==> flow/design.v <==
module top (
    input clk,                   
    input mode,                  
    input song,                  
    input plus,                  
    input minus,                 
    input rst,                   
    input set,                   
    input refer,                 
    input player1,               
    input player2,               
    output reg [8:0] rope,       
    output reg [1:0] sel,        
    output reg [1:0] ledr,       
    output reg [1:0] ledg,       
    output reg [1:0] ledb,       
    output reg [3:0] ledop,      
    output reg [7:0] segdata1,   
    output reg [7:0] segdata0,   
    output reg [7:0] seg,        
    output reg [7:0] sel8,       
    output reg ledplayer1,       
    output reg ledplayer2,       
    output reg buzzer,           
    output reg round_indicator_1, 
    output reg round_indicator_2 
);
wire playsong;                   
wire song_pulse;                 
wire mode_pulse;                 
wire plus_pulse;                 
wire minus_pulse;                
wire set_pulse;                  
wire refer_pulse;                
wire player1_pulse;              
wire player2_pulse;              
wire [1:0] led_slowgreen;        
wire [3:0] led_midyellow;        
wire [1:0] led_fastred;          
wire [8:0] led_rope_afk1;        
wire [1:0] led_win_afk1;         
wire [1:0] led_test_afk1;        
wire [8:0] led_rope_afk2;        
wire [1:0] led_win_afk2;         
wire [1:0] led_test_afk2;        
reg gameoverflag;                    
reg win1;                        
reg win2;                        
reg draw;                        
reg winflag_1;                   
reg winflag_2;                   
reg buzzerflag;                  
reg [1:0] modereg;               
reg [3:0] cycle;                 
reg [2:0] scan;                  
reg [3:0] score1;                
reg [3:0] score2;                
reg [3:0] win;                   
reg [3:0] now_round_reg1;        
reg [3:0] now_round_reg0;        
reg [7:0] secreg;                
reg [3:0] secreg1;               
reg [3:0] secreg0;               
reg [7:0] sec;                   
reg [3:0] sec1;                  
reg [3:0] sec0;                  
reg [4:0] now_round;             
reg [1:0] cntdownsec;            
reg [1:0] buzzer_gameover_1;     
reg [3:0] buzzer_gameover_8;     
reg [3:0] next_state;            
reg [3:0] current_state;         
reg [63:0] dispseg;              
reg [23:0] flick_cnt_1Hz;        
reg [23:0] flick_cnt_2Hz;        
reg [22:0] flick_cnt_4Hz_1;      
reg [22:0] flick_cnt_4Hz_2;      
reg [22:0] flick_cnt_4_33Hz;     
reg [23:0] buzzer_cnt_1Hz;       
reg [22:0] buzzer_cnt_4Hz;       
reg [25:0] buzzer_cnt_0_5Hz;     
reg [23:0] countdown_1Hz;        
reg [23:0] win_cnt_2Hz;          
parameter init              = 4'd0;
parameter time_set          = 4'd1;
parameter round_set         = 4'd2;
parameter finish_setting    = 4'd3;
parameter counting_down     = 4'd4;
parameter gaming            = 4'd5;
parameter check             = 4'd6;
parameter gameover          = 4'd7;
debounce mode_debounce (                               
    .clk (clk),
    .rst (rst),
    .key (mode),
    .key_pulse (mode_pulse)
);
debounce song_debounce (                               
    .clk (clk),
    .rst (rst),
    .key (song),
    .key_pulse (song_pulse)
);
debounce sec_plus_debounce (                               
    .clk (clk),
    .rst (rst),
    .key (plus),
    .key_pulse (plus_pulse)
);
debounce sec_minus_debounce (                               
    .clk (clk),
    .rst (rst),
    .key (minus),
    .key_pulse (minus_pulse)
);
debounce set_debounce (                               
    .clk (clk),
    .rst (rst),
    .key (set),
    .key_pulse (set_pulse)
);
debounce refer_debounce (                               
    .clk (clk),
    .rst (rst),
    .key (refer),
    .key_pulse (refer_pulse)
);
debounce player1_debounce (                               
    .clk (clk),
    .rst (rst),
    .key (player1),
    .key_pulse (player1_pulse)
);
debounce player2_debounce (                               
    .clk (clk),
    .rst (rst),
    .key (player2),
    .key_pulse (player2_pulse)
);
breath_led_slow greenslow (
    .clk(clk),
    .rst(rst),
    .ledslow1(led_slowgreen[0]),
    .ledslow2(led_slowgreen[1])
);
breath_led_mid yellowmid (
    .clk(clk),
    .rst(rst),
    .ledmid11(led_midyellow[0]),
    .ledmid12(led_midyellow[1]),
    .ledmid21(led_midyellow[2]),
    .ledmid22(led_midyellow[3])
);
breath_led_fast redfast (
    .clk(clk),
    .rst(rst),
    .ledfast1(led_fastred[0]),
    .ledfast2(led_fastred[1])
);
breath_led_afk1 afk1(
    .clk(clk),
    .rst(rst),
    .ledafkrope(led_rope_afk1),
    .ledafk1(led_win_afk1[0]),
    .ledafk2(led_win_afk1[1]),
    .ledafk3(led_test_afk1[0]),
    .ledafk4(led_test_afk1[1])
);
breath_led_afk2 afk2(
    .clk(clk),
    .rst(rst),
    .ledafkrope(led_rope_afk2),
    .ledafk1(led_win_afk2[0]),
    .ledafk2(led_win_afk2[1]),
    .ledafk3(led_test_afk2[0]),
    .ledafk4(led_test_afk2[1])
);
playsongs bgm(
    .clk(clk),
    .rst(gameoverflag),
    .song(song_pulse),
    .buzzer(playsong)
);
always @(posedge clk or negedge rst)
begin
    if(!rst)
    begin
        ledop[1] <= 0;
        current_state <= init;
    end
    else
    begin
        current_state <= next_state;
        ledop[1] <= 1;
    end
end
always @(posedge clk)
begin
    case(current_state)
    init:   next_state <= time_set;
    time_set:
    begin
        if(set_pulse)
        next_state <= round_set;
    end
    round_set:
    begin
        if(set_pulse)
        next_state <= finish_setting;
    end
    finish_setting:
    begin
        if(refer_pulse)
        next_state <= counting_down;
    end
    counting_down:
    begin
        if(cntdownsec == 0)
        next_state <= gaming;
    end
    gaming:
    begin
        if(secreg > 0)
        begin
            if(rope[0] || rope[8])
            next_state <= check;
        end
        else
        next_state<= check;
    end
    check:
    begin
        if((score1 == win)|| (score2 == win))
        next_state <= gameover;
        else
        begin
            if(refer_pulse)
            next_state <= counting_down;
        end
    end
    gameover:
    begin
        next_state <= gameover;
    end
    endcase
end
always @(posedge clk)
begin
    case(current_state)
    init:
    begin
        score1  <= 0;
        score2  <= 0;
        win1    <= 0;
        win2    <= 0;
        now_round<=1;
        draw    <= 0;
    end
    gaming:
    begin
        if      (rope[0])   begin win1 <= 1; win2 <= 0; end
        else if (rope[8])   begin win1 <= 0; win2 <= 1; end
        else if ((rope[0]||rope[1]||rope[2]||rope[3])&&(secreg == 0)) begin win1 <= 1; win2 <= 0; end
        else if ((rope[5]||rope[6]||rope[7]||rope[8])&&(secreg == 0)) begin win1 <= 0; win2 <= 1; end
        else if (rope[4]&&(secreg == 0)) begin draw <= 1; end
    end
    check:
    begin
        if      (win1)  begin score1 <= score1 + 1; now_round <= now_round + 1; win1 <= 0; end
        else if (win2)  begin score2 <= score2 + 1; now_round <= now_round + 1; win2 <= 0; end
        else if (draw)  begin now_round <= now_round + 1; draw <= 0; end
    end
    default:
    begin
        win1 <= 0;
        win2 <= 0;
    end
    endcase
end
always @(posedge clk)
begin
    case(current_state)
    init:
    begin
        ledr    <= 2'b00;
        ledg    <= 2'b11;
        ledb    <= 2'b11;
    end
    time_set:
    begin
    if(set_pulse)  
    begin
        ledr[1] <= 1;
        ledg[1] <= 0;
    end
    end
    round_set:
    begin
    if(set_pulse)  
    begin
        ledr[0] <= 1;
        ledg[0] <= 0;
    end  
    end
    finish_setting:
    begin
        if(refer_pulse)
        begin
            ledr <= 2'b11;
            ledg <= 2'b11;
            ledb <= 2'b11;
            flick_cnt_4Hz_1 <= 0;
        end
    end
    counting_down:
    begin
        if(flick_cnt_4Hz_1 >= 3_000)
        begin
            ledr <= ~ledr;
            ledg <= ~ledg;
            ledb <= ~ledb;
            flick_cnt_4Hz_1 <= 0;
        end
        else flick_cnt_4Hz_1 <= flick_cnt_4Hz_1 + 1;
        if(cntdownsec == 0)
        begin
            ledr <= 2'b11;
            ledg <= 2'b11;
            ledb <= 2'b11;
        end
    end
    gaming:
    begin
        if(rope[4])
        begin
            ledg[0] <= led_slowgreen[0];
            ledg[1] <= led_slowgreen[1];
            ledr[1] <= 1;
            ledr[0] <= 1;
        end
        else if(rope[2]||rope[3]||rope[5]||rope[6])
        begin
            ledg[0] <= led_midyellow[0];
            ledr[0] <= led_midyellow[1];
            ledg[1] <= led_midyellow[2];
            ledr[1] <= led_midyellow[3];
        end
        else if(rope[0]||rope[1]||rope[7]||rope[8])
        begin
            ledg[0] <= 1;
            ledg[1] <= 1;
            ledr[0] <= led_fastred[0];
            ledr[1] <= led_fastred[1];
        end
    end
    default:
    begin
        ledr    <= 2'b11;
        ledg    <= 2'b11;
        ledb    <= 2'b11;
        flick_cnt_4Hz_1 <= 0;
    end
    endcase
end
always @(posedge clk)
begin
    case(current_state)
    init:
    begin
        sec     <= 5;
        win     <= 1;
    end
    time_set:
    begin
        if(plus_pulse)  
        begin
            if (sec >= 95)
            sec <= 5;
            else
            sec <= sec + 5;
        end
        if(minus_pulse)  
        begin
            if (sec <= 5)
            sec <= 95;
            else
            sec <= sec - 5;
        end
    end
    round_set:
    begin
        if(plus_pulse)  
        begin
            if(win == 9) win <= 1;
            else win <= win + 1;
        end
        if(minus_pulse)  
        begin
            if(win == 1) win <= 9;
            else win <= win - 1;
        end
    end
    default: begin win <= win; end
    endcase
end
always @(posedge clk)
begin
    case(current_state)
    init:
    begin
        ledop[3] <= 1;
        ledop[2] <= 1;
        ledop[0] <= 1;
    end
    time_set:
    begin
        if(set) ledop[0] <= 1;
        else    ledop[0] <= 0;
        if(plus)ledop[2] <= 1;
        else    ledop[2] <= 0;
        if(minus)ledop[3] <= 1;
        else    ledop[3] <= 0;
    end
    round_set:
    begin
        if(set) ledop[0] <= 1;
        else    ledop[0] <= 0;
        if(plus)ledop[2] <= 1;
        else    ledop[2] <= 0;
        if(minus)ledop[3] <= 1;
        else    ledop[3] <= 0;
    end
    default:
    begin
        ledop[3] <= 1;
        ledop[2] <= 1;
        ledop[0] <= 1;
    end
    endcase
end
always @(posedge clk)
begin
    case(current_state)
    counting_down:
    begin
        if(flick_cnt_1Hz >= 12_000)
        begin
            cntdownsec <= cntdownsec - 1;
            flick_cnt_1Hz <= 0;
        end
        else flick_cnt_1Hz <= flick_cnt_1Hz + 1;
    end
    default:
    begin
        flick_cnt_1Hz <= 0;
        cntdownsec <= 3;
    end
    endcase
end
always @(posedge clk)
begin
    case(current_state)
    init: countdown_1Hz <= 0;
    counting_down:
    begin
        secreg <= sec;
    end
    gaming:
    begin
        if(countdown_1Hz >= 12_000)
        begin
            countdown_1Hz <= 0;
            secreg <= secreg - 1;
        end
        else countdown_1Hz <= countdown_1Hz + 1;
    end
    check:
    begin
        if(rope[0]||rope[8])    secreg <= secreg;
        if(secreg == 0)         secreg <= secreg;
    end
    endcase
end
always @(posedge clk)
begin
    if(current_state == init)
    begin
        sec1    <= 0;
        sec0    <= 0;
        secreg1 <= 0;
        secreg0 <= 0;
        now_round_reg1 <= 0;
        now_round_reg0 <= 0;
    end
    sec0 <= sec % 10;
    sec1 <= sec / 10;
    secreg0 <= secreg % 10;
    secreg1 <= secreg / 10;
    now_round_reg0 <= now_round % 10;
    now_round_reg1 <= now_round / 10;
end
always @(posedge clk)
begin
    case(current_state)
    init:
    begin
        sel <= 2'b11;
        flick_cnt_2Hz <= 0;
    end
    time_set:
    begin
        if(flick_cnt_2Hz>=6_000)
        begin
            sel <= ~sel;
            flick_cnt_2Hz <= 0;
        end
        else flick_cnt_2Hz <= flick_cnt_2Hz + 1;
    end
    round_set:
    begin
    sel[0] <= 1;
    if(flick_cnt_2Hz>=6_000)
        begin
            sel[1] <= ~sel[1];
            flick_cnt_2Hz <= 0;
        end
    else flick_cnt_2Hz <= flick_cnt_2Hz + 1;
    end
    finish_setting: sel <= 2'b00;
    counting_down: sel <= 2'b10;
    gaming: sel <= 2'b00;
    endcase
end
always @(posedge clk)
begin
    case(current_state)
    init: dispseg <= 64'h0;
    time_set:
    begin
    case(sec0)
        0: segdata0 <= 8'h3f;
        5: segdata0 <= 8'h6d;
    endcase
    case(sec1)
        0: segdata1 <= 8'h3f;
        1: segdata1 <= 8'h06;
        2: segdata1 <= 8'h5b;
        3: segdata1 <= 8'h4f;
        4: segdata1 <= 8'h66;
        5: segdata1 <= 8'h6d;
        6: segdata1 <= 8'h7d;
        7: segdata1 <= 8'h07;
        8: segdata1 <= 8'h7f;
        9: segdata1 <= 8'h6f;
    endcase
    end
    round_set:
    begin
    case(win)
        1: segdata1 <= 8'h06;
        2: segdata1 <= 8'h5b;
        3: segdata1 <= 8'h4f;
        4: segdata1 <= 8'h66;
        5: segdata1 <= 8'h6d;
        6: segdata1 <= 8'h7d;
        7: segdata1 <= 8'h07;
        8: segdata1 <= 8'h7f;
        9: segdata1 <= 8'h6f;
    endcase
    end
    finish_setting:
    begin
    case(sec0)
        0: segdata0 <= 8'h3f;
        5: segdata0 <= 8'h6d;
    endcase
    case(sec1)
        0: segdata1 <= 8'h3f;
        1: segdata1 <= 8'h06;
        2: segdata1 <= 8'h5b;
        3: segdata1 <= 8'h4f;
        4: segdata1 <= 8'h66;
        5: segdata1 <= 8'h6d;
        6: segdata1 <= 8'h7d;
        7: segdata1 <= 8'h07;
        8: segdata1 <= 8'h7f;
        9: segdata1 <= 8'h6f;
    endcase
    case(win)
    1:
    begin
        dispseg[63:56] <= 8'h06;     
        dispseg[55:48] <= 8'h40;     
        dispseg[47:40] <= 8'h3f;     
        dispseg[39:32] <= 8'h3f;     
        dispseg[31:24] <= 8'h3f;     
        dispseg[23:16] <= 8'h40;     
        dispseg[15:8]  <= 8'h40;     
        dispseg[7:0]   <= 8'h3f;     
    end
    2:
    begin
        dispseg[63:56] <= 8'h5b;     
        dispseg[55:48] <= 8'h40;     
        dispseg[47:40] <= 8'h3f;     
        dispseg[39:32] <= 8'h3f;     
        dispseg[31:24] <= 8'h3f;     
        dispseg[23:16] <= 8'h40;     
        dispseg[15:8]  <= 8'h40;     
        dispseg[7:0]   <= 8'h3f;     
    end
    3:
    begin
        dispseg[63:56] <= 8'h4f;     
        dispseg[55:48] <= 8'h40;     
        dispseg[47:40] <= 8'h3f;     
        dispseg[39:32] <= 8'h3f;     
        dispseg[31:24] <= 8'h3f;     
        dispseg[23:16] <= 8'h40;     
        dispseg[15:8]  <= 8'h40;     
        dispseg[7:0]   <= 8'h3f;     
    end
    4:
    begin
        dispseg[63:56] <= 8'h66;     
        dispseg[55:48] <= 8'h40;     
        dispseg[47:40] <= 8'h3f;     
        dispseg[39:32] <= 8'h3f;     
        dispseg[31:24] <= 8'h3f;     
        dispseg[23:16] <= 8'h40;     
        dispseg[15:8]  <= 8'h40;     
        dispseg[7:0]   <= 8'h3f;     
    end
    5:
    begin
        dispseg[63:56] <= 8'h6d;     
        dispseg[55:48] <= 8'h40;     
        dispseg[47:40] <= 8'h3f;     
        dispseg[39:32] <= 8'h3f;     
        dispseg[31:24] <= 8'h3f;     
        dispseg[23:16] <= 8'h40;     
        dispseg[15:8]  <= 8'h40;     
        dispseg[7:0]   <= 8'h3f;     
    end
    6:
    begin
        dispseg[63:56] <= 8'h7d;     
        dispseg[55:48] <= 8'h40;     
        dispseg[47:40] <= 8'h3f;     
        dispseg[39:32] <= 8'h3f;     
        dispseg[31:24] <= 8'h3f;     
        dispseg[23:16] <= 8'h40;     
        dispseg[15:8]  <= 8'h40;     
        dispseg[7:0]   <= 8'h3f;     
    end
    7:
    begin
        dispseg[63:56] <= 8'h07;     
        dispseg[55:48] <= 8'h40;     
        dispseg[47:40] <= 8'h3f;     
        dispseg[39:32] <= 8'h3f;     
        dispseg[31:24] <= 8'h3f;     
        dispseg[23:16] <= 8'h40;     
        dispseg[15:8]  <= 8'h40;     
        dispseg[7:0]   <= 8'h3f;     
    end
    8:
    begin
        dispseg[63:56] <= 8'h7f;     
        dispseg[55:48] <= 8'h40;     
        dispseg[47:40] <= 8'h3f;     
        dispseg[39:32] <= 8'h3f;     
        dispseg[31:24] <= 8'h3f;     
        dispseg[23:16] <= 8'h40;     
        dispseg[15:8]  <= 8'h40;     
        dispseg[7:0]   <= 8'h3f;     
    end
    9:
    begin
        dispseg[63:56] <= 8'h6f;     
        dispseg[55:48] <= 8'h40;     
        dispseg[47:40] <= 8'h3f;     
        dispseg[39:32] <= 8'h3f;     
        dispseg[31:24] <= 8'h3f;     
        dispseg[23:16] <= 8'h40;     
        dispseg[15:8]  <= 8'h40;     
        dispseg[7:0]   <= 8'h3f;     
    end
    endcase
    end
    counting_down:
    begin
    case(now_round_reg1)
        0: dispseg[47:40] <=8'h3f;
        1: dispseg[47:40] <=8'h06;
        2: dispseg[47:40] <=8'h5b;
        3: dispseg[47:40] <=8'h4f;
        4: dispseg[47:40] <=8'h66;
        5: dispseg[47:40] <=8'h6d;
        6: dispseg[47:40] <=8'h7d;
        7: dispseg[47:40] <=8'h07;
        8: dispseg[47:40] <=8'h7f;
        9: dispseg[47:40] <=8'h6f;
    endcase
    case(now_round_reg0)
        0: dispseg[39:32] <=8'h3f;
        1: dispseg[39:32] <=8'h06;
        2: dispseg[39:32] <=8'h5b;
        3: dispseg[39:32] <=8'h4f;
        4: dispseg[39:32] <=8'h66;
        5: dispseg[39:32] <=8'h6d;
        6: dispseg[39:32] <=8'h7d;
        7: dispseg[39:32] <=8'h07;
        8: dispseg[39:32] <=8'h7f;
        9: dispseg[39:32] <=8'h6f;
    endcase
    case(cntdownsec)   
        3: segdata0 <= 8'h4f;
        2: segdata0 <= 8'h5b;
        1: segdata0 <= 8'h06;
        0: segdata0 <= 8'h3f;
    endcase
    end
    gaming:
    begin
    case(secreg0)
        0: segdata0 <= 8'h3f;
        1: segdata0 <= 8'h06;
        2: segdata0 <= 8'h5b;
        3: segdata0 <= 8'h4f;
        4: segdata0 <= 8'h66;
        5: segdata0 <= 8'h6d;
        6: segdata0 <= 8'h7d;
        7: segdata0 <= 8'h07;
        8: segdata0 <= 8'h7f;
        9: segdata0 <= 8'h6f;
    endcase
    case(secreg1)
        0: segdata1 <= 8'h3f;
        1: segdata1 <= 8'h06;
        2: segdata1 <= 8'h5b;
        3: segdata1 <= 8'h4f;
        4: segdata1 <= 8'h66;
        5: segdata1 <= 8'h6d;
        6: segdata1 <= 8'h7d;
        7: segdata1 <= 8'h07;
        8: segdata1 <= 8'h7f;
        9: segdata1 <= 8'h6f;
    endcase
    end
    check:
    begin
    case(score1)
        0: dispseg[31:24] <= 8'h3f;
        1: dispseg[31:24] <= 8'h06;
        2: dispseg[31:24] <= 8'h5b;
        3: dispseg[31:24] <= 8'h4f;
        4: dispseg[31:24] <= 8'h66;
        5: dispseg[31:24] <= 8'h6d;
        6: dispseg[31:24] <= 8'h7d;
        7: dispseg[31:24] <= 8'h07;
        8: dispseg[31:24] <= 8'h7f;
        9: dispseg[31:24] <= 8'h6f;
    endcase
    case(score2)
        0: dispseg[7 : 0] <= 8'h3f;
        1: dispseg[7 : 0] <= 8'h06;
        2: dispseg[7 : 0] <= 8'h5b;
        3: dispseg[7 : 0] <= 8'h4f;
        4: dispseg[7 : 0] <= 8'h66;
        5: dispseg[7 : 0] <= 8'h6d;
        6: dispseg[7 : 0] <= 8'h7d;
        7: dispseg[7 : 0] <= 8'h07;
        8: dispseg[7 : 0] <= 8'h7f;
        9: dispseg[7 : 0] <= 8'h6f;
    endcase
    end
    gameover:
    begin
    if(score1 == win)
    begin
        dispseg[63:56] <= 8'h7d;
        dispseg[55:48] <= 8'h7d;
        dispseg[47:40] <= 8'h7d;
        dispseg[39:32] <= 8'h7d;
        dispseg[31:24] <= 8'h38;
        dispseg[23:16] <= 8'h3f;
        dispseg[15:8]  <= 8'h6d;
        dispseg[7:0]   <= 8'h79;
    end
    if(score2 == win)
    begin
        dispseg[63:56] <= 8'h38;
        dispseg[55:48] <= 8'h3f;
        dispseg[47:40] <= 8'h6d;
        dispseg[39:32] <= 8'h79;
        dispseg[31:24] <= 8'h7d;
        dispseg[23:16] <= 8'h7d;
        dispseg[15:8]  <= 8'h7d;
        dispseg[7:0]   <= 8'h7d;
    end
    end
    endcase
end
always @(posedge clk)
begin
    if(current_state >= finish_setting)
    begin
        scan <= scan + 1;
        case(scan)
        3'd0: begin sel8 <= 8'b1111_1110; seg <= dispseg[7:0]; end
        3'd1: begin sel8 <= 8'b1111_1101; seg <= dispseg[15:8]; end
        3'd2: begin sel8 <= 8'b1111_1011; seg <= dispseg[23:16]; end
        3'd3: begin sel8 <= 8'b1111_0111; seg <= dispseg[31:24]; end
        3'd4: begin sel8 <= 8'b1110_1111; seg <= dispseg[39:32]; end
        3'd5: begin sel8 <= 8'b1101_1111; seg <= dispseg[47:40]; end
        3'd6: begin sel8 <= 8'b1011_1111; seg <= dispseg[55:48]; end
        3'd7: begin sel8 <= 8'b0111_1111; seg <= dispseg[63:56]; end
        endcase
    end
    else sel8 <= 8'b1111_1111;
    if(current_state == init)
    begin
        scan <= 0;
        seg  <= 8'h00;
    end
end
always @(posedge clk)
begin
    case(current_state)
    init:
    begin
        flick_cnt_4_33Hz <= 0;
        cycle <= 1;
        winflag_2 <= 0;
        flick_cnt_4Hz_2 <= 0;
        rope <= 9'b0000_0_0000;
    end
    time_set:
    begin
        if      (modereg == 2'b00) rope <= led_rope_afk1;
        else if (modereg == 2'b01)
        begin
            rope[8:5] <= led_rope_afk2[8:5];
            rope[3:0] <= led_rope_afk2[3:0];
            rope[4] <= led_rope_afk2[4];
        end
        else if (modereg == 2'b10) rope <= 9'b1111_1_1111;
        else if (modereg == 2'b11) rope <= 9'b0000_0_0000;
    end
    round_set:
    begin
        if      (modereg == 2'b00) rope <= led_rope_afk1;
        else if (modereg == 2'b01)
        begin
            rope[8:5] <= led_rope_afk2[8:5];
            rope[3:0] <= led_rope_afk2[3:0];
            rope[4] <= led_rope_afk2[4];
        end
        else if (modereg == 2'b10) rope <= 9'b1111_1_1111;
        else if (modereg == 2'b11) rope <= 9'b0000_0_0000;
    end
    finish_setting: rope <= 9'b0000_0_0000;
    counting_down:
    begin
        if (flick_cnt_4_33Hz >= 2_769)
        begin
            cycle <= cycle + 1;
            flick_cnt_4_33Hz <= 0;
        end
        else flick_cnt_4_33Hz <= flick_cnt_4_33Hz + 1;
        case(cycle)
            1: rope <= 9'b1000_0_0001;
            2: rope <= 9'b0100_0_0010;
            3: rope <= 9'b0010_0_0100;
            4: rope <= 9'b0001_0_1000;
            5: rope <= 9'b0000_1_0000;
            6: rope <= 9'b0001_0_1000;
            7: rope <= 9'b0010_0_0100;
            8: rope <= 9'b0100_0_0010;
            9: rope <= 9'b1000_0_0001;
            10:rope <= 9'b0100_0_0010;
            11:rope <= 9'b0010_0_0100;
            12:rope <= 9'b0001_0_1000;
            13:rope <= 9'b0000_1_0000;
        endcase
    end
    gaming:
    begin
        if(player1_pulse) rope <= {rope[7:0],rope[8]};
        if(player2_pulse) rope <= {rope[0],rope[8:1]};
    end
    check:
    begin
        if((score1==win || score2==win )) winflag_2 <= 1;
        rope <= rope;
        flick_cnt_4_33Hz <= 0;
        cycle <= 1;
    end
    gameover:
    begin
        if((score1==win || score2==win ) && (winflag_2 == 1))
        begin
            rope <= 9'b0101_0_1010;
            winflag_2 <= 0;
        end
        if(flick_cnt_4Hz_2 >= 3_000)
        begin
            rope <= ~rope;
            flick_cnt_4Hz_2 <= 0;
        end
        else flick_cnt_4Hz_2 <= flick_cnt_4Hz_2 + 1;
    end
    default:
    begin
        flick_cnt_4_33Hz <= 0;
        cycle <= 1;
    end
    endcase
end
always @(posedge clk)
begin
    case(current_state)
    time_set:
    begin
        if(set_pulse||plus_pulse||minus_pulse||buzzerflag)
        begin
            if(buzzer_cnt_4Hz <= 1_500)
            begin
                buzzerflag <= 1;
                buzzer <= 1;
                buzzer_cnt_4Hz <= buzzer_cnt_4Hz + 1;
            end
            else
            begin
                buzzerflag <= 0;
                buzzer <= 0;
                buzzer_cnt_4Hz <= 0;
            end
        end
    end
    round_set:
    begin
        if(plus_pulse||minus_pulse||buzzerflag)
        begin
            if(buzzer_cnt_4Hz <= 1_500)
            begin
                buzzerflag <= 1;
                buzzer <= 1;
                buzzer_cnt_4Hz <= buzzer_cnt_4Hz + 1;
            end
            else
            begin
                buzzerflag <= 0;
                buzzer <= 0;
                buzzer_cnt_4Hz <= 0;
            end
        end
        if(set_pulse) buzzerflag <= 1;
    end
    finish_setting:
    begin
        if(buzzer_cnt_4Hz <= 1_500 && buzzerflag == 1)
        begin
            buzzerflag <= 1;
            buzzer <= 1;
            buzzer_cnt_4Hz <= buzzer_cnt_4Hz + 1;
        end
        else
        begin
            buzzerflag <= 0;
            buzzer <= 0;
            buzzer_cnt_4Hz <= 0;
        end
    end
    counting_down:
    begin
        if(buzzer_cnt_1Hz >= 6_000)
        begin
            buzzer <= ~buzzer;
            buzzer_cnt_1Hz <= 0;
        end
        else buzzer_cnt_1Hz <= buzzer_cnt_1Hz + 1;
    end
    check:
    begin
        if((score1==win || score2==win )) winflag_1 <= 1;
        if(buzzer_cnt_4Hz >= 1_500 && buzzer_gameover_8 < 8)
        begin
            buzzer <= ~buzzer;
            buzzer_cnt_4Hz <= 0;
            buzzer_gameover_8 <= buzzer_gameover_8 + 1;
        end
        else buzzer_cnt_4Hz <= buzzer_cnt_4Hz + 1;
    end
    gameover:
    begin
        if((score1==win || score2==win ) && (winflag_1 == 1))
        begin
            buzzer <= ~buzzer;
            winflag_1 <= 0;
        end
        if(buzzer_cnt_0_5Hz >= 24_000 && buzzer_gameover_1 < 1)
        begin
            buzzer <= ~buzzer;
            buzzer_cnt_0_5Hz <= 0;
            gameoverflag <= 1;
            buzzer_gameover_1 <= buzzer_gameover_1 + 1;
        end
        else buzzer_cnt_0_5Hz <= buzzer_cnt_0_5Hz + 1;
        if(buzzer_gameover_1 == 1)  buzzer <= playsong;
    end
    default:
    begin
        buzzer <= 0;
        buzzer_gameover_8 <= 0;
        buzzer_gameover_1 <= 0;
        buzzer_cnt_4Hz <= 0;
        buzzer_cnt_0_5Hz <= 0;
        winflag_1 <= 0;
        buzzerflag <= 0;
        gameoverflag <= 0;
    end 
    endcase
    if(current_state == init) buzzer_cnt_1Hz <= 0;
end
always @(posedge clk) 
begin
    case(current_state)
    time_set:
    begin
        if(modereg == 2'b00)
        begin
            ledplayer1 <= led_win_afk1[0];  
            ledplayer2 <= led_win_afk1[1];
        end
        else if(modereg == 2'b01)
        begin
            ledplayer1 <= led_win_afk2[0];  
            ledplayer2 <= led_win_afk2[1];
        end
        else if(modereg == 2'b10)
        begin
            ledplayer1 <= 1;  
            ledplayer2 <= 1;
        end
        else if(modereg == 2'b11)
        begin
            ledplayer1 <= 0;  
            ledplayer2 <= 0;
        end
    end
    round_set:
    begin
        if(modereg == 2'b00)
        begin
            ledplayer1 <= led_win_afk1[0];  
            ledplayer2 <= led_win_afk1[1];
        end
        else if(modereg == 2'b01)
        begin
            ledplayer1 <= led_win_afk2[0];  
            ledplayer2 <= led_win_afk2[1];
        end
        else if(modereg == 2'b10)
        begin
            ledplayer1 <= 1;  
            ledplayer2 <= 1;
        end
        else if(modereg == 2'b11)
        begin
            ledplayer1 <= 0;  
            ledplayer2 <= 0;
        end
    end
    check:
    begin
        if(win_cnt_2Hz >= 3_000)
        begin
            win_cnt_2Hz <= 0;
            if(rope[0]||rope[1]||rope[2]||rope[3])
            ledplayer1 <= ~ledplayer1;
            if(rope[5]||rope[6]||rope[7]||rope[8])
            ledplayer2 <= ~ledplayer2;
        end
        else win_cnt_2Hz <= win_cnt_2Hz + 1;
    end
    gameover:
    begin
        if(win_cnt_2Hz >= 3_000)
        begin
            win_cnt_2Hz <= 0;
            if(score1 == win)
            ledplayer1 <= ~ledplayer1;
            if(score2 == win)
            ledplayer2 <= ~ledplayer2;
        end
        else win_cnt_2Hz <= win_cnt_2Hz + 1;
    end
    default:
    begin
        ledplayer1 <= 0;
        ledplayer2 <= 0;
        win_cnt_2Hz <= 0;
    end
    endcase
end
always @(posedge clk)
begin
    case(current_state)
    time_set:
    begin
        if(modereg == 2'b00)
        begin
            round_indicator_1 <= led_test_afk1[0];
            round_indicator_2 <= led_test_afk1[1];
        end
        else if(modereg == 2'b01)
        begin
            round_indicator_1 <= led_test_afk2[0];
            round_indicator_2 <= led_test_afk2[1];
        end
        else if(modereg == 2'b10)
        begin
            round_indicator_1 <= 1;
            round_indicator_2 <= 1;
        end
        else if(modereg == 2'b11)
        begin
            round_indicator_1 <= 0;
            round_indicator_2 <= 0;
        end
    end
    round_set:
    begin
        if(modereg == 2'b00)
        begin
            round_indicator_1 <= led_test_afk1[0];
            round_indicator_2 <= led_test_afk1[1];
        end
        else if(modereg == 2'b01)
        begin
            round_indicator_1 <= led_test_afk2[0];
            round_indicator_2 <= led_test_afk2[1];
        end
        else if(modereg == 2'b10)
        begin
            round_indicator_1 <= 1;
            round_indicator_2 <= 1;
        end
        else if(modereg == 2'b11)
        begin
            round_indicator_1 <= 0;
            round_indicator_2 <= 0;
        end
    end
    default:
    begin
        round_indicator_1 <= 0;
        round_indicator_2 <= 0;
    end
    endcase
end
always @(posedge clk or negedge rst)
begin
    if(!rst) modereg <= 2'b00;
    else if(mode_pulse) modereg <= modereg + 1;
end
endmodule
module debounce (clk,rst,key,key_pulse);
parameter       N  =  1;                       
input             clk;
input             rst;
input 	[N-1:0]   key;                         
output  [N-1:0]   key_pulse;                   
reg     [N-1:0]   key_rst_pre;                 
reg     [N-1:0]   key_rst;                     
wire    [N-1:0]   key_edge;                    
always @(posedge clk or negedge rst)
begin
    if (!rst) begin
        key_rst <= {N{1'b1}};                 
        key_rst_pre <= {N{1'b1}};
    end
    else begin
        key_rst <= key;                      
        key_rst_pre <= key_rst;              
    end    
end
assign key_edge = key_rst_pre & (~key_rst); 
reg	[7:0]	  cnt;                        
always @(posedge clk or negedge rst)
begin
    if(!rst)
        cnt <= 8'h0;
    else if(key_edge)
        cnt <= 8'h0;
    else
        cnt <= cnt + 1'h1;
end  
reg     [N-1:0]   key_sec_pre;                 
reg     [N-1:0]   key_sec;                    
always @(posedge clk or negedge rst)
begin
    if (!rst) 
        key_sec <= {N{1'b1}};                
    else if (cnt==8'hff)
        key_sec <= key;  
end
always @(posedge clk or negedge rst)
begin
    if (!rst)
        key_sec_pre <= {N{1'b1}};
    else                   
        key_sec_pre <= key_sec;             
end      
assign key_pulse = key_sec_pre & (~key_sec);     
endmodule
module breath_led_slow(clk,rst,ledslow1,ledslow2);
input clk;             	 
input rst;             	 
output reg ledslow1;     
output reg ledslow2;
reg [24:0] cnt1;       	 
reg [24:0] cnt2;       	 
reg flag;              	 
parameter   CNT_NUM = 40;	 
always@(posedge clk or negedge rst) begin 
	if(!rst) begin
		cnt1<=13'd0;
		end 
	else begin
		if(cnt1>=CNT_NUM-1) 
			cnt1<=1'b0;
		else 
			cnt1<=cnt1+1'b1; 
		end
	end
always@(posedge clk or negedge rst) begin 
	if(!rst) begin
		cnt2<=13'd0;
		flag<=1'b0;
	end 
	else begin
		if(cnt1==CNT_NUM-1) begin	 
			if(!flag) begin       	 
				if(cnt2>=CNT_NUM-1)	 
					flag<=1'b1;
				else
					cnt2<=cnt2+1'b1;
			end 
			else begin           	 
				if(cnt2<=0)          
					flag<=1'b0;
				else 
					cnt2<=cnt2-1'b1;
			end
		end
	else cnt2<=cnt2;   	 
	ledslow1 <= (cnt1<cnt2)?1'b0:1'b1;
	ledslow2 <= (cnt2<cnt1)?1'b0:1'b1;
	end
end
endmodule
module breath_led_mid(clk,rst,ledmid11,ledmid12,ledmid21,ledmid22);
input clk;             	 
input rst;             	 
output reg ledmid11;     
output reg ledmid12;
output reg ledmid21;
output reg ledmid22;
reg [24:0] cnt1;       	 
reg [24:0] cnt2;       	 
reg flag;              	 
parameter   CNT_NUM = 24;	 
always@(posedge clk or negedge rst) begin 
	if(!rst) begin
		cnt1<=13'd0;
		end 
	else begin
		if(cnt1>=CNT_NUM-1) 
			cnt1<=1'b0;
		else 
			cnt1<=cnt1+1'b1; 
		end
	end
always@(posedge clk or negedge rst) begin 
	if(!rst) begin
		cnt2<=13'd0;
		flag<=1'b0;
	end 
	else begin
		if(cnt1==CNT_NUM-1) begin	 
			if(!flag) begin       	 
				if(cnt2>=CNT_NUM-1)	 
					flag<=1'b1;
				else
					cnt2<=cnt2+1'b1;
			end 
			else begin           	 
				if(cnt2<=0)          
					flag<=1'b0;
				else 
					cnt2<=cnt2-1'b1;
			end
		end
	else cnt2<=cnt2;   	 
	ledmid11 <= (cnt1<cnt2)?1'b0:1'b1;
	ledmid12 <= ledmid11;
	ledmid21 <= (cnt2<cnt1)?1'b0:1'b1;
	ledmid22 <= ledmid21;
	end
end
endmodule
module breath_led_fast(clk,rst,ledfast1,ledfast2);
input clk;             	 
input rst;             	 
output reg ledfast1;     
output reg ledfast2;
reg [24:0] cnt1;       	 
reg [24:0] cnt2;       	 
reg flag;              	 
parameter   CNT_NUM = 15;	 
always@(posedge clk or negedge rst) begin 
	if(!rst) begin
		cnt1<=13'd0;
		end 
	else begin
		if(cnt1>=CNT_NUM-1) 
			cnt1<=1'b0;
		else 
			cnt1<=cnt1+1'b1; 
		end
	end
always@(posedge clk or negedge rst) begin 
	if(!rst) begin
		cnt2<=13'd0;
		flag<=1'b0;
	end 
	else begin
		if(cnt1==CNT_NUM-1) begin	 
			if(!flag) begin       	 
				if(cnt2>=CNT_NUM-1)	 
					flag<=1'b1;
				else
					cnt2<=cnt2+1'b1;
			end 
			else begin           	 
				if(cnt2<=0)          
					flag<=1'b0;
				else 
					cnt2<=cnt2-1'b1;
			end
		end
	else cnt2<=cnt2;   	 
	ledfast1 <= (cnt1<cnt2)?1'b0:1'b1;
	ledfast2 <= (cnt2<cnt1)?1'b0:1'b1;
	end
end
endmodule
module breath_led_afk1(clk,rst,ledafkrope,ledafk1,ledafk2,ledafk3,ledafk4);
input clk;             	 
input rst;             	 
output reg [8:0] ledafkrope;     
output reg ledafk1;
output reg ledafk2;
output reg ledafk3;
output reg ledafk4;
reg [24:0] cnt1;       	 
reg [24:0] cnt2;       	 
reg flag;              	 
parameter   CNT_NUM = 40;	 
always@(posedge clk or negedge rst) begin 
	if(!rst) begin
		cnt1<=13'd0;
		end 
	else begin
		if(cnt1>=CNT_NUM-1) 
			cnt1<=1'b0;
		else 
			cnt1<=cnt1+1'b1; 
		end
	end
always@(posedge clk or negedge rst) begin 
	if(!rst) begin
		cnt2<=13'd0;
		flag<=1'b0;
	end 
	else begin
		if(cnt1==CNT_NUM-1) begin	 
			if(!flag) begin       	 
				if(cnt2>=CNT_NUM-1)	 
					flag<=1'b1;
				else
					cnt2<=cnt2+1'b1;
			end 
			else begin           	 
				if(cnt2<=0)          
					flag<=1'b0;
				else 
					cnt2<=cnt2-1'b1;
			end
		end
	else cnt2<=cnt2;   	 
	ledafkrope[8] <= (cnt1<cnt2)?1'b0:1'b1;
	ledafkrope[7] <= (cnt1<cnt2)?1'b0:1'b1;
	ledafkrope[6] <= (cnt1<cnt2)?1'b0:1'b1;
	ledafkrope[5] <= (cnt1<cnt2)?1'b0:1'b1;
	ledafkrope[4] <= (cnt1<cnt2)?1'b0:1'b1;
	ledafkrope[3] <= (cnt1<cnt2)?1'b0:1'b1;
	ledafkrope[2] <= (cnt1<cnt2)?1'b0:1'b1;
	ledafkrope[1] <= (cnt1<cnt2)?1'b0:1'b1;
	ledafkrope[0] <= (cnt1<cnt2)?1'b0:1'b1;
	ledafk1 <= (cnt1<cnt2)?1'b0:1'b1;
	ledafk2 <= (cnt1<cnt2)?1'b0:1'b1;
	ledafk3 <= (cnt1<cnt2)?1'b0:1'b1;
	ledafk4 <= (cnt1<cnt2)?1'b0:1'b1;
	end
end
endmodule
module breath_led_afk2(clk,rst,ledafkrope,ledafk1,ledafk2,ledafk3,ledafk4);
input clk;             	 
input rst;             	 
output reg [8:0] ledafkrope;     
output reg ledafk1;
output reg ledafk2;
output reg ledafk3;
output reg ledafk4;
reg [24:0] cnt1;       	 
reg [24:0] cnt2;       	 
reg flag;              	 
parameter   CNT_NUM = 40;	 
always@(posedge clk or negedge rst) begin 
	if(!rst) begin
		cnt1<=13'd0;
		end 
	else begin
		if(cnt1>=CNT_NUM-1) 
			cnt1<=1'b0;
		else 
			cnt1<=cnt1+1'b1; 
		end
	end
always@(posedge clk or negedge rst) begin 
	if(!rst) begin
		cnt2<=13'd0;
		flag<=1'b0;
	end 
	else begin
		if(cnt1==CNT_NUM-1) begin	 
			if(!flag) begin       	 
				if(cnt2>=CNT_NUM-1)	 
					flag<=1'b1;
				else
					cnt2<=cnt2+1'b1;
			end 
			else begin           	 
				if(cnt2<=0)          
					flag<=1'b0;
				else 
					cnt2<=cnt2-1'b1;
			end
		end
	else cnt2<=cnt2;   	 
	ledafkrope[8] <= (cnt1<cnt2)?1'b0:1'b1;
	ledafkrope[7] <= (cnt1<cnt2)?1'b0:1'b1;
	ledafkrope[6] <= (cnt1<cnt2)?1'b0:1'b1;
	ledafkrope[5] <= (cnt1<cnt2)?1'b0:1'b1;
	ledafkrope[4] <= (cnt1>cnt2)?1'b0:1'b1;
	ledafkrope[3] <= (cnt1<cnt2)?1'b0:1'b1;
	ledafkrope[2] <= (cnt1<cnt2)?1'b0:1'b1;
	ledafkrope[1] <= (cnt1<cnt2)?1'b0:1'b1;
	ledafkrope[0] <= (cnt1<cnt2)?1'b0:1'b1;
	ledafk1 <= (cnt1>cnt2)?1'b0:1'b1;
	ledafk2 <= (cnt1>cnt2)?1'b0:1'b1;
	ledafk3 <= (cnt1>cnt2)?1'b0:1'b1;
	ledafk4 <= (cnt1>cnt2)?1'b0:1'b1;
	end
end
endmodule
module playsongs(
    input clk,
    input rst,
    input song,
    output reg buzzer
);
parameter   N_sil= 440,  
            N_do = 458,  
            N_re = 408,  
            N_mi = 364,  
            N_fa = 343,  
            N_so = 306,  
            N_la = 272,  
            N_si = 243,  
            stoptime= 11,
            dotime  = 13,
            retime  = 14,
            mitime  = 16,
            fatime  = 17,
            sotime  = 19,
            latime  = 22,
            sitime  = 24;
reg [16:0]	cnt0;	     
reg [10:0]	cnt1;	     
reg	[6 :0]	cnt2;	     
reg	[16:0]	pre_set;	 
wire[16:0]	pre_div;	 
reg	[10:0]	cishu;	     
wire[10:0]	cishu_div;	 
reg [1: 0]  flag;	     
reg	[6 :0]	YINFU;	     
always @(posedge clk or negedge rst)
begin
    if(!rst)        flag <= 2'b00;
    else if(song)   flag <= flag + 1;
end
always @(posedge clk or negedge rst)
begin
    if(!rst)                YINFU <= 66;
    else if(flag == 2'b00)  YINFU <= 66;
    else if(flag == 2'b01)  YINFU <= 48;
    else if(flag == 2'b10)  YINFU <= 36;
    else                    YINFU <= 1;
end
always @(posedge clk or negedge rst)
begin
    if(!rst)                    cnt0 <= 0;
    else if(flag == 2'b11)      cnt0 <= 0;
    else if(song)               cnt0 <= 0;
    else
    begin
        if(cnt0 == pre_set - 1) cnt0 <= 0;
        else                    cnt0 <= cnt0 + 1;
    end
end
always @(posedge clk or negedge rst)
begin
    if(!rst)                    cnt1 <= 0;
    else if(flag == 2'b11)      cnt1 <= 0;
    else if(song)               cnt1 <= 0;
    else
    begin
        if(cnt0 == pre_set - 1)
        begin
            if(cnt1 == cishu)   cnt1 <= 0;
            else                cnt1 <= cnt1 + 1;
        end
    end
end
always @(posedge clk or negedge rst)
begin
    if(!rst)                        cnt2 <= 0;
    else if(flag == 2'b11)          cnt2 <= 0;
    else if(song)                   cnt2 <= 0;
    else
    begin
        if(cnt1 == cishu && cnt0 == pre_set - 1)
        begin
            if(cnt2 == YINFU - 1)   cnt2 <= 0;
            else                    cnt2 <= cnt2 + 1;
        end
    end
end
always @(*)
begin
    case(pre_set)
        N_sil:cishu<= stoptime;
        N_do:cishu <= dotime;
        N_re:cishu <= retime;
        N_mi:cishu <= mitime;
        N_fa:cishu <= fatime;
        N_so:cishu <= sotime;
        N_la:cishu <= latime;
        N_si:cishu <= sitime;
        default:cishu <= stoptime;
    endcase
end
always @(*)
begin
    if(flag == 2'b00)
    begin
        case(cnt2)	 
            0 : pre_set <= N_mi;
            1 : pre_set <= N_mi;
            2 : pre_set <= N_fa;
            3 : pre_set <= N_so;
            4 : pre_set <= N_so;
            5 : pre_set <= N_fa;
            6 : pre_set <= N_mi;
            7 : pre_set <= N_re;
            8 : pre_set <= N_do;
            9 : pre_set <= N_do;
            10: pre_set <= N_re;
            11: pre_set <= N_mi;            
            12: pre_set <= N_mi;
            13: pre_set <= N_re;
            14: pre_set <= N_re;
            15: pre_set <= N_sil;
            16: pre_set <= N_mi;
            17: pre_set <= N_mi;
            18: pre_set <= N_fa;
            19: pre_set <= N_so;
            20: pre_set <= N_so;
            21: pre_set <= N_fa;
            22: pre_set <= N_mi;
            23: pre_set <= N_re;
            24: pre_set <= N_do;
            25: pre_set <= N_do;
            26: pre_set <= N_re;
            27: pre_set <= N_mi;
            28: pre_set <= N_re;
            29: pre_set <= N_do;
            30: pre_set <= N_do;
            31: pre_set <= N_sil;
            32: pre_set <= N_re;
            33: pre_set <= N_re;
            34: pre_set <= N_mi;
            35: pre_set <= N_do;
            36: pre_set <= N_re;
            37: pre_set <= N_mi;
            38: pre_set <= N_fa;
            39: pre_set <= N_mi;
            40: pre_set <= N_do;
            41: pre_set <= N_re;
            42: pre_set <= N_mi;
            43: pre_set <= N_fa;
            44: pre_set <= N_mi;
            45: pre_set <= N_re;
            46: pre_set <= N_do;
            47: pre_set <= N_re;
            48: pre_set <= N_so;
            49: pre_set <= N_sil;
            50: pre_set <= N_mi;
            51: pre_set <= N_mi;
            52: pre_set <= N_fa;
            53: pre_set <= N_so;
            54: pre_set <= N_so;
            55: pre_set <= N_fa;
            56: pre_set <= N_mi;
            57: pre_set <= N_re;
            58: pre_set <= N_do;
            59: pre_set <= N_do;
            60: pre_set <= N_re;
            61: pre_set <= N_mi;
            62: pre_set <= N_re;
            63: pre_set <= N_do;
            64: pre_set <= N_do;
            65: pre_set <= N_sil;
            default: pre_set <= N_sil;
        endcase
    end
    else if (flag == 2'b01)
    begin
        case(cnt2)	 
            0 : pre_set <= N_do;
            1 : pre_set <= N_do;
            2 : pre_set <= N_so;
            3 : pre_set <= N_so;
            4 : pre_set <= N_la;
            5 : pre_set <= N_la;
            6 : pre_set <= N_so;
            7 : pre_set <= N_sil;
            8 : pre_set <= N_fa;
            9 : pre_set <= N_fa;
            10: pre_set <= N_mi;
            11: pre_set <= N_mi;
            12: pre_set <= N_re;
            13: pre_set <= N_re;
            14: pre_set <= N_do;
            15: pre_set <= N_sil;
            16: pre_set <= N_so;
            17: pre_set <= N_so;
            18: pre_set <= N_fa;
            19: pre_set <= N_fa;
            20: pre_set <= N_mi;
            21: pre_set <= N_mi;
            22: pre_set <= N_re;
            23: pre_set <= N_sil;
            24: pre_set <= N_so;
            25: pre_set <= N_so;
            26: pre_set <= N_fa;
            27: pre_set <= N_fa;
            28: pre_set <= N_mi;
            29: pre_set <= N_mi;
            30: pre_set <= N_re;
            31: pre_set <= N_sil;
            32: pre_set <= N_do;
            33: pre_set <= N_do;
            34: pre_set <= N_so;
            35: pre_set <= N_so;
            36: pre_set <= N_la;
            37: pre_set <= N_la;
            38: pre_set <= N_so;
            39: pre_set <= N_sil;
            40: pre_set <= N_fa;
            41: pre_set <= N_fa;
            42: pre_set <= N_mi;
            43: pre_set <= N_mi;
            44: pre_set <= N_re;
            45: pre_set <= N_re;
            46: pre_set <= N_do;
            47: pre_set <= N_sil;
            default: pre_set <= N_sil;
        endcase
    end
    else if (flag == 2'b10)
    begin
        case(cnt2)	 
            0 : pre_set <= N_do;
            1 : pre_set <= N_re;
            2 : pre_set <= N_mi;
            3 : pre_set <= N_do;
            4 : pre_set <= N_do;
            5 : pre_set <= N_re;
            6 : pre_set <= N_mi;
            7 : pre_set <= N_do;
            8 : pre_set <= N_mi;
            9 : pre_set <= N_fa;
            10: pre_set <= N_so;
            11: pre_set <= N_sil;
            12: pre_set <= N_mi;
            13: pre_set <= N_fa;
            14: pre_set <= N_so;
            15: pre_set <= N_sil;
            16: pre_set <= N_so;
            17: pre_set <= N_la;
            18: pre_set <= N_so;
            19: pre_set <= N_fa;
            20: pre_set <= N_mi;
            21: pre_set <= N_do;
            22: pre_set <= N_so;
            23: pre_set <= N_la;
            24: pre_set <= N_so;
            25: pre_set <= N_fa;
            26: pre_set <= N_mi;
            27: pre_set <= N_do;
            28: pre_set <= N_re;
            29: pre_set <= N_so;
            30: pre_set <= N_do;
            31: pre_set <= N_sil;
            32: pre_set <= N_re;
            33: pre_set <= N_so;
            34: pre_set <= N_do;
            35: pre_set <= N_sil;
            default: pre_set <= N_sil;
        endcase
    end
    else    pre_set <= N_sil;
end
assign pre_div = pre_set / 2;
assign cishu_div = cishu * 4 / 5;
always @(posedge clk or negedge rst)
begin
    if(!rst)                    buzzer <= 0;
    else if(pre_set != N_sil)
    begin
        if(cnt1 < cishu_div)
        begin
            if(cnt0 < pre_div)  buzzer <= 0;
            else                buzzer <= 1;
        end
        else                    buzzer <= 0;
    end
    else                        buzzer <= 0;
end
endmodule
Memo
Re: synthesis data of top

== Reports on top ==
Each step is given for the RTL above and for the edited RTL.
"original" refers to lines of the RTL above, "edited" to lines of the edited file.
"difference" is "edited" less "original", of the values as shown; "relative change" is that difference over "original", in percent.
Cell names lack the library's common part.
A cell with -- has no value.

* Top: top
* Clock port: clk
* Standard-cell library: sky130hd
* Timing corner: tt_025C_1v80

== The edit ==
Unified diff, file above to edited file.
The edit is scripted: it alters the design's behaviour and was not made to optimise anything.

<pre>
@@ -1749,5 +1749,5 @@
 end
 assign pre_div = pre_set / 2;
-assign cishu_div = cishu * 4 / 5;
+assign cishu_div = cishu * 4 >> 5;
 always @(posedge clk or negedge rst)
 begin
</pre>

== Word-level counts ==
Source: Yosys, flattened and elaborated, memories not mapped. Widths are those after wreduce. Registers that Yosys merges into a memory's read port (data or address) are not register bits. Print and check cells do not count.
Memory sizes are those after Yosys's memory passes, which may raise the word count (mostly to a power of two), join words into wider ones and drop unused or constant bits.

{| class="wikitable"
|+ Bit counts
! element !! original !! edited !! difference !! relative change (%)
|-
| bits in registers || 861 || 861 || 0 || 0.00
|-
| ROM bits || 2,048 || 2,048 || 0 || 0.00
|-
| memory cells || 3 || 3 || 0 || 0.00
|-
| input port bits || 10 || 10 || 0 || 0.00
|-
| output and inout bits || 58 || 58 || 0 || 0.00
|-
| cells after elaboration || 908 || 907 || -1 || -0.11
|}

{| class="wikitable"
|+ Memories
! element !! original !! edited
|-
| shape (words x width / read and write ports) || 128 x 8 bit 1R0W; 64 x 8 bit 1R0W; 64 x 8 bit 1R0W || 128 x 8 bit 1R0W; 64 x 8 bit 1R0W; 64 x 8 bit 1R0W
|}

{| class="wikitable"
|+ Cells by class
! element !! original !! edited !! difference !! relative change (%)
|-
| $add $sub $neg || 53 || 53 || 0 || 0.00
|-
| div/mod/pow operators || 7 || 6 || -1 || -14.29
|-
| order comparisons || 43 || 43 || 0 || 0.00
|-
| equality and inequality tests || 203 || 203 || 0 || 0.00
|-
| multiplexer cells || 283 || 283 || 0 || 0.00
|-
| bitwise operators || 52 || 52 || 0 || 0.00
|-
| reductions and logical operators || 127 || 127 || 0 || 0.00
|}

{| class="wikitable"
|+ Operator list
! operator !! original !! edited !! difference !! relative change (%)
|-
| 13-bit by 3-bit divider with 32-bit output with constant B || 1 || 0 || -1 || -100.00
|-
| 11-bit less-than comparator || 1 || 0 || -1 || -100.00
|-
| 11-bit by 2-bit less-than comparator with 1-bit output || 0 || 1 || +1 || --
|-
| 1-bit two-way mux || 102 || 102 || 0 || 0.00
|-
| 4-bit by 3-bit == test with 1-bit output with constant B || 41 || 41 || 0 || 0.00
|-
| 2-bit != test with constant B || 34 || 34 || 0 || 0.00
|-
| 1-bit inverter || 31 || 31 || 0 || 0.00
|-
| 4-bit two-way mux || 30 || 30 || 0 || 0.00
|-
| 8-bit two-way mux || 28 || 28 || 0 || 0.00
|-
| 4-bit == test with constant B || 22 || 22 || 0 || 0.00
|-
| 4-bit by 2-bit == test with 1-bit output with constant B || 20 || 20 || 0 || 0.00
|-
| 25-bit two-way mux || 20 || 20 || 0 || 0.00
|}

Not every row of either side is listed.

== Logic depth ==
Yosys ltp: most cells in a row. Word level: on the elaborated netlist, between registers, memories and ports. Mapped: between sequential cells and ports; inverters and the memories' decode and read muxes count.

{| class="wikitable"
|+ Logic depth
! element !! original !! edited !! difference !! relative change (%)
|-
| depth in word-level cells || 11 || 11 || 0 || 0.00
|-
| ABC_AREA || 0 || 0 || -- || --
|-
| gate-level depth with buffers || 32 || 19 || -13 || -40.62
|-
| depth with buffers taken out || 29 || 16 || -13 || -44.83
|}

== After synthesis ==
Source: synth_stat.txt of the flow (Yosys; design flattened, memories mapped). It holds for the ABC_AREA given above (unset counts as 0); a run with the other value may have another netlist.

{| class="wikitable"
|+ Cells by type
! cell type !! original !! edited !! difference !! relative change (%)
|-
| nand2_1 || 370 || 331 || -39 || -10.54
|-
| o21ai_0 || 297 || 324 || +27 || +9.09
|-
| nor2_1 || 514 || 491 || -23 || -4.47
|-
| xnor2_1 || 213 || 191 || -22 || -10.33
|-
| a21oi_1 || 267 || 250 || -17 || -6.37
|-
| nand4_1 || 73 || 90 || +17 || +23.29
|-
| nand2b_1 || 76 || 62 || -14 || -18.42
|-
| o211ai_1 || 25 || 38 || +13 || +52.00
|-
| and2_1 || 33 || 45 || +12 || +36.36
|-
| ha_1 || 368 || 357 || -11 || -2.99
|}

Not every row of either side is listed.

{| class="wikitable"
|+ Synthesis totals
! element !! original !! edited !! difference !! relative change (%)
|-
| cells in the netlist || 4,893 || 4,872 || -21 || -0.43
|-
| cell area after synthesis (mm²) || 0.0473842 || 0.0473529 || -0.0000313 || -0.07
|-
| sequential part of the area (mm²) || 0.0218272 || 0.0218272 || 0.0000000 || 0.00
|-
| flip-flops || 824 || 824 || 0 || 0.00
|-
| buffer cells || 176 || 179 || +3 || +1.70
|}

The figures by module come from a second, unflattened synthesis with its own total; it is not the netlist above.

{| class="wikitable"
|+ Second synthesis, totals
! element !! original !! edited !! difference !! relative change (%)
|-
| cell total of the unflattened synthesis || 5,338 || 5,337 || -1 || -0.02
|-
| area (unflattened synthesis) (mm²) || 0.0505422 || 0.0504934 || -0.0000488 || -0.10
|}

Each row is one instance without its submodules.

{| class="wikitable"
|+ By module, original
! module !! times used !! cells !! area (mm²) !! sequential area (mm²)
|-
| top || 1 || 2,209 || 0.0220049 || 0.0116161
|-
| playsongs || 1 || 680 || 0.0053376 || 0.0010773
|-
| breath_led_afk2 || 1 || 437 || 0.0039538 || 0.0013363
|-
| debounce || 8 || 43 || 0.0004905 || 0.0003053
|-
| breath_led_mid || 1 || 422 || 0.0039012 || 0.0013963
|-
| breath_led_slow || 1 || 425 || 0.0038424 || 0.0013363
|-
| breath_led_fast || 1 || 397 || 0.0038036 || 0.0013363
|-
| breath_led_afk1 || 1 || 424 || 0.0037749 || 0.0013063
|}

{| class="wikitable"
|+ By module, edited
! module !! times used !! cells !! area (mm²) !! sequential area (mm²)
|-
| top || 1 || 2,265 || 0.0223427 || 0.0116161
|-
| playsongs || 1 || 623 || 0.004951 || 0.0010773
|-
| breath_led_afk2 || 1 || 437 || 0.0039538 || 0.0013363
|-
| debounce || 8 || 43 || 0.0004905 || 0.0003053
|-
| breath_led_mid || 1 || 422 || 0.0039012 || 0.0013963
|-
| breath_led_slow || 1 || 425 || 0.0038424 || 0.0013363
|-
| breath_led_fast || 1 || 397 || 0.0038036 || 0.0013363
|-
| breath_led_afk1 || 1 || 424 || 0.0037749 || 0.0013063
|}

== Worst setup path after synthesis ==
OpenSTA on the mapped netlist: ideal clock, no wires. The path of least setup slack (recovery checks aside). Input and output delay are each 20% of the period. Register names are those of the netlist, which keeps one name where synthesis merged equal registers.

{| class="wikitable"
|+ Path after synthesis
! element !! original !! edited !! difference !! relative change (%)
|-
| kind || reg2reg || reg2reg || -- || --
|-
| from || register bgm.cnt2[0] || register bgm.cnt2[0] || -- || --
|-
| to || register bgm.buzzer || register bgm.cnt2[4] || -- || --
|-
| clock period (ns) || 10.0 || 10.0 || 0.0 || 0.00
|-
| launch time at the first pin (ns) || 0.000 || 0.000 || 0.000 || --
|-
| arrival (ns) || 6.302 || 4.664 || -1.638 || -25.99
|-
| required time (ns) || 9.935 || 9.922 || -0.013 || -0.13
|-
| path slack (ns) || 3.633 || 5.259 || +1.626 || --
|-
| path delay (ns) || 6.367 || 4.742 || -1.625 || -25.52
|-
| stages || 31 || 19 || -12 || -38.71
|-
| buffers on the path || 3 || 3 || 0 || 0.00
|-
| synthesis period reached (ns) || 6.367 || 4.741 || -1.626 || -25.54
|}

"path delay" = arrival - input delay + setup time.
"stages": output pins that drive a net of the path, with the launching flip-flop's if there is one; two outputs of one cell count as two.
"synthesis period reached" is the clock period less the worst setup slack; recovery checks do not enter. This is arithmetic on one report: input and output delays are still those of the set period (20% each).
Between the ends stands the longest chain of elaborated cells between them, by number of cells; it is not shown to be the way that was timed. Of several equally long chains one is given.
Each line given opens the expression or statement behind the cell; cells for indexed reads and writes are added by Yosys, which also makes memories of some case tables.
The chain passes a memory read, where the word-level depth is cut; so it can be longer than that depth.
A register here has more assigning lines than the two given.

On the way, after synthesis, original:
* Cell sequence: dfrtp_1 -> clkbuf_1 -> clkbuf_1 -> inv_1 -> ha_1 -> clkbuf_1 -> a2111oi_0 -> o21ai_0 -> [15 not listed] -> o22ai_1 -> a211oi_1 -> ha_1 -> a21o_1 -> a21oi_1 -> o211ai_1 -> a41oi_1 -> o211a_1
* Cells in the longest elaborated chain: 11

{| class="wikitable"
|+ RTL lines, path after synthesis, original
! element !! line !! text
|-
| start, declared || 1505 || <nowiki>reg [6 :0] cnt2;</nowiki>
|-
| start, assigned || 1552 || <nowiki>if(!rst)                        cnt2 <= 0;</nowiki>
|-
| start, assigned || 1560 || <nowiki>else                    cnt2 <= cnt2 + 1;</nowiki>
|-
| memory 64 x 8 bit || 1708 || <nowiki>case(cnt2)</nowiki>
|-
| 17-bit two-way mux || 1708 ||
|-
| 17-bit two-way mux || 1706 || <nowiki>else if (flag == 2'b10)</nowiki>
|-
| 17-bit two-way mux || 1652 || <nowiki>else if (flag == 2'b01)</nowiki>
|-
| [4 not listed] || -- ||
|-
| 11-bit less-than comparator || 1757 || <nowiki>if(cnt1 < cishu_div)</nowiki>
|-
| 1-bit two-way mux || 1757 ||
|-
| 1-bit two-way mux || 1755 || <nowiki>else if(pre_set != N_sil)</nowiki>
|-
| end, assigned || 1754 || <nowiki>if(!rst)                    buzzer <= 0;</nowiki>
|-
| end, assigned || 1759 || <nowiki>if(cnt0 < pre_div)  buzzer <= 0;</nowiki>
|-
| end, declared || 1485 || <nowiki>output reg buzzer</nowiki>
|}

On the way, after synthesis, edited:
* Cell sequence: dfrtp_1 -> clkbuf_1 -> inv_1 -> ha_1 -> clkbuf_1 -> or4b_1 -> a221oi_1 -> a221o_1 -> [3 not listed] -> xnor2_1 -> xnor2_1 -> nand3_1 -> a221o_1 -> a221oi_4 -> o2111ai_2 -> or4b_1 -> a21oi_1
* Cells in the longest elaborated chain: 12

{| class="wikitable"
|+ RTL lines, path after synthesis, edited
! element !! line !! text
|-
| start, declared || 1505 || <nowiki>reg [6 :0] cnt2;</nowiki>
|-
| start, assigned || 1552 || <nowiki>if(!rst)                        cnt2 <= 0;</nowiki>
|-
| start, assigned || 1560 || <nowiki>else                    cnt2 <= cnt2 + 1;</nowiki>
|-
| memory 64 x 8 bit || 1708 || <nowiki>case(cnt2)</nowiki>
|-
| 17-bit two-way mux || 1708 ||
|-
| 17-bit two-way mux || 1706 || <nowiki>else if (flag == 2'b10)</nowiki>
|-
| 17-bit two-way mux || 1652 || <nowiki>else if (flag == 2'b01)</nowiki>
|-
| [5 not listed] || -- ||
|-
| 7-bit two-way mux || 1557 || <nowiki>if(cnt1 == cishu && cnt0 == pre_set - 1)</nowiki>
|-
| 7-bit two-way mux || 1554 || <nowiki>else if(song)                   cnt2 <= 0;</nowiki>
|-
| 7-bit two-way mux || 1553 || <nowiki>else if(flag == 2'b11)          cnt2 <= 0;</nowiki>
|-
| end, assigned || 1553 ||
|-
| end, assigned || 1560 ||
|-
| end, declared || 1505 ||
|}

== Worst path after layout ==
Path of least setup slack in the final report of the runs of pair A (OpenROAD, finished layout, wires in). Where an end is a register, its clock arrival counts in the times.

{| class="wikitable"
|+ Path post-layout
! element !! original !! edited !! difference !! relative change (%)
|-
| kind || reg2reg || reg2reg || -- || --
|-
| from || register bgm.cnt2[1] || register bgm.cnt2[1] || -- || --
|-
| to || register bgm.buzzer || register bgm.cnt1[3] || -- || --
|-
| clock period (ns) || 7.79 || 7.79 || 0.00 || 0.00
|-
| launch time at the first pin (ns) || 0.64 || 0.66 || +0.02 || +3.12
|-
| arrival (ns) || 6.86 || 6.33 || -0.53 || -7.73
|-
| required time (ns) || 8.37 || 8.35 || -0.02 || -0.24
|-
| path slack (ns) || 1.51 || 2.02 || +0.51 || --
|-
| stages || 30 || 16 || -14 || -46.67
|-
| buffers on the path || 2 || 0 || -2 || -100.00
|}

Between the ends stands the longest chain of elaborated cells between them, by number of cells; it is not shown to be the way that was timed. Of several equally long chains one is given.
The chain passes a memory read, where the word-level depth is cut; so it can be longer than that depth.
A register here has more assigning lines than the two given.

On the way, post-layout, original:
* Cell sequence: dfrtp_1 -> buf_4 -> ha_1 -> ha_1 -> a32o_1 -> a221oi_1 -> a311oi_1 -> buf_4 -> [14 not listed] -> o22ai_1 -> a211oi_1 -> ha_1 -> a21o_1 -> a21oi_1 -> o211ai_1 -> a41oi_1 -> o211a_1
* Cells in the longest elaborated chain: 11

{| class="wikitable"
|+ RTL lines, path post-layout, original
! element !! line !! text
|-
| start, declared || 1505 || <nowiki>reg [6 :0] cnt2;</nowiki>
|-
| start, assigned || 1552 || <nowiki>if(!rst)                        cnt2 <= 0;</nowiki>
|-
| start, assigned || 1560 || <nowiki>else                    cnt2 <= cnt2 + 1;</nowiki>
|-
| memory 64 x 8 bit || 1708 || <nowiki>case(cnt2)</nowiki>
|-
| 17-bit two-way mux || 1708 ||
|-
| 17-bit two-way mux || 1706 || <nowiki>else if (flag == 2'b10)</nowiki>
|-
| 17-bit two-way mux || 1652 || <nowiki>else if (flag == 2'b01)</nowiki>
|-
| [4 not listed] || -- ||
|-
| 11-bit less-than comparator || 1757 || <nowiki>if(cnt1 < cishu_div)</nowiki>
|-
| 1-bit two-way mux || 1757 ||
|-
| 1-bit two-way mux || 1755 || <nowiki>else if(pre_set != N_sil)</nowiki>
|-
| end, assigned || 1754 || <nowiki>if(!rst)                    buzzer <= 0;</nowiki>
|-
| end, assigned || 1759 || <nowiki>if(cnt0 < pre_div)  buzzer <= 0;</nowiki>
|-
| end, declared || 1485 || <nowiki>output reg buzzer</nowiki>
|}

On the way, post-layout, edited:
* Cell sequence: dfrtp_1 -> inv_1 -> ha_1 -> or4b_1 -> a221oi_1 -> a221o_1 -> nand3_2 -> inv_1 -> ha_1 -> nand3_1 -> or4_1 -> and4_1 -> o21a_1 -> o211ai_1 -> nand3_1 -> o31ai_1
* Cells in the longest elaborated chain: 12

{| class="wikitable"
|+ RTL lines, path post-layout, edited
! element !! line !! text
|-
| start, declared || 1505 || <nowiki>reg [6 :0] cnt2;</nowiki>
|-
| start, assigned || 1552 || <nowiki>if(!rst)                        cnt2 <= 0;</nowiki>
|-
| start, assigned || 1560 || <nowiki>else                    cnt2 <= cnt2 + 1;</nowiki>
|-
| memory 64 x 8 bit || 1708 || <nowiki>case(cnt2)</nowiki>
|-
| 17-bit two-way mux || 1708 ||
|-
| 17-bit two-way mux || 1706 || <nowiki>else if (flag == 2'b10)</nowiki>
|-
| 17-bit two-way mux || 1652 || <nowiki>else if (flag == 2'b01)</nowiki>
|-
| [5 not listed] || -- ||
|-
| 11-bit two-way mux || 1543 || <nowiki>if(cnt0 == pre_set - 1)</nowiki>
|-
| 11-bit two-way mux || 1540 || <nowiki>else if(song)               cnt1 <= 0;</nowiki>
|-
| 11-bit two-way mux || 1539 || <nowiki>else if(flag == 2'b11)      cnt1 <= 0;</nowiki>
|-
| end, assigned || 1539 ||
|-
| end, assigned || 1546 || <nowiki>else                cnt1 <= cnt1 + 1;</nowiki>
|-
| end, declared || 1504 || <nowiki>reg [10:0] cnt1;</nowiki>
|}

== Flow runs ==
Both versions went through the flow (Yosys, OpenROAD) with the same settings in each pair. Constraints: input delay and output delay 20% of the set period each, output load 0.01 pF.

Settings, pair A:
* CORE_UTILIZATION: 40
* PLACE_DENSITY: 0.6
* period_ns: 7.79
* CAP_MARGIN: 20
* CORE_MARGIN: 2
* SLEW_MARGIN: 20

{| class="wikitable"
|+ Measured results, pair A
! element !! original !! edited !! difference !! relative change (%)
|-
| synthesis area (mm²) || 0.0473842 || 0.0473529 || -0.0000313 || -0.07
|-
| area of the die (mm²) || 0.121229 || 0.121149 || -0.000080 || -0.07
|-
| standard-cell area of the final layout (mm²) || 0.053664 || 0.0535576 || -0.0001064 || -0.20
|-
| final design utilization || 0.456 || 0.455 || -0.001 || --
|-
| worst slack on setup checks (ns) || 1.511 || 2.022 || +0.511 || --
|-
| total negative setup slack (ns) || 0.000 || 0.000 || 0.000 || --
|-
| worst-case hold slack (ns) || 0.364 || 0.354 || -0.010 || --
|-
| total power after layout (µW) || 14,985 || 15,378 || +393 || +2.62
|-
| clock period reached (ns) || 6.279 || 5.768 || -0.511 || -8.14
|}

Settings, pair B:
* CAP_MARGIN: 30
* CELL_PAD_IN_SITES_DETAIL_PLACEMENT: 2
* CORE_MARGIN: 4
* CORE_UTILIZATION: 16
* GPL_ROUTABILITY_DRIVEN: 1
* MAX_ROUTING_LAYER: met4
* SLEW_MARGIN: 0
* TNS_END_PERCENT: 80
* period_ns: 8.43

{| class="wikitable"
|+ Measured results, pair B
! element !! original !! edited !! difference !! relative change (%)
|-
| synthesis area (mm²) || 0.0473842 || 0.0473529 || -0.0000313 || -0.07
|-
| area of the die (mm²) || 0.304919 || 0.304726 || -0.000193 || -0.06
|-
| standard-cell area of the final layout (mm²) || 0.0567181 || 0.0566919 || -0.0000262 || -0.05
|-
| final design utilization || 0.193 || 0.193 || 0.000 || --
|-
| worst slack on setup checks (ns) || 0.862 || 2.306 || +1.444 || --
|-
| total negative setup slack (ns) || 0.000 || 0.000 || 0.000 || --
|-
| worst-case hold slack (ns) || 0.364 || 0.360 || -0.004 || --
|-
| total power after layout (µW) || 14,709 || 15,393 || +684 || +4.65
|-
| clock period reached (ns) || 7.568 || 6.124 || -1.444 || -19.08
|}

"clock period reached": clock period set for the run, less the worst setup slack. It is reckoned from that one timing run; input and output delays stay at 20% of the period that was set.
"total power after layout" rests on the timing tool's default activity at the inputs, not on a simulated workload.
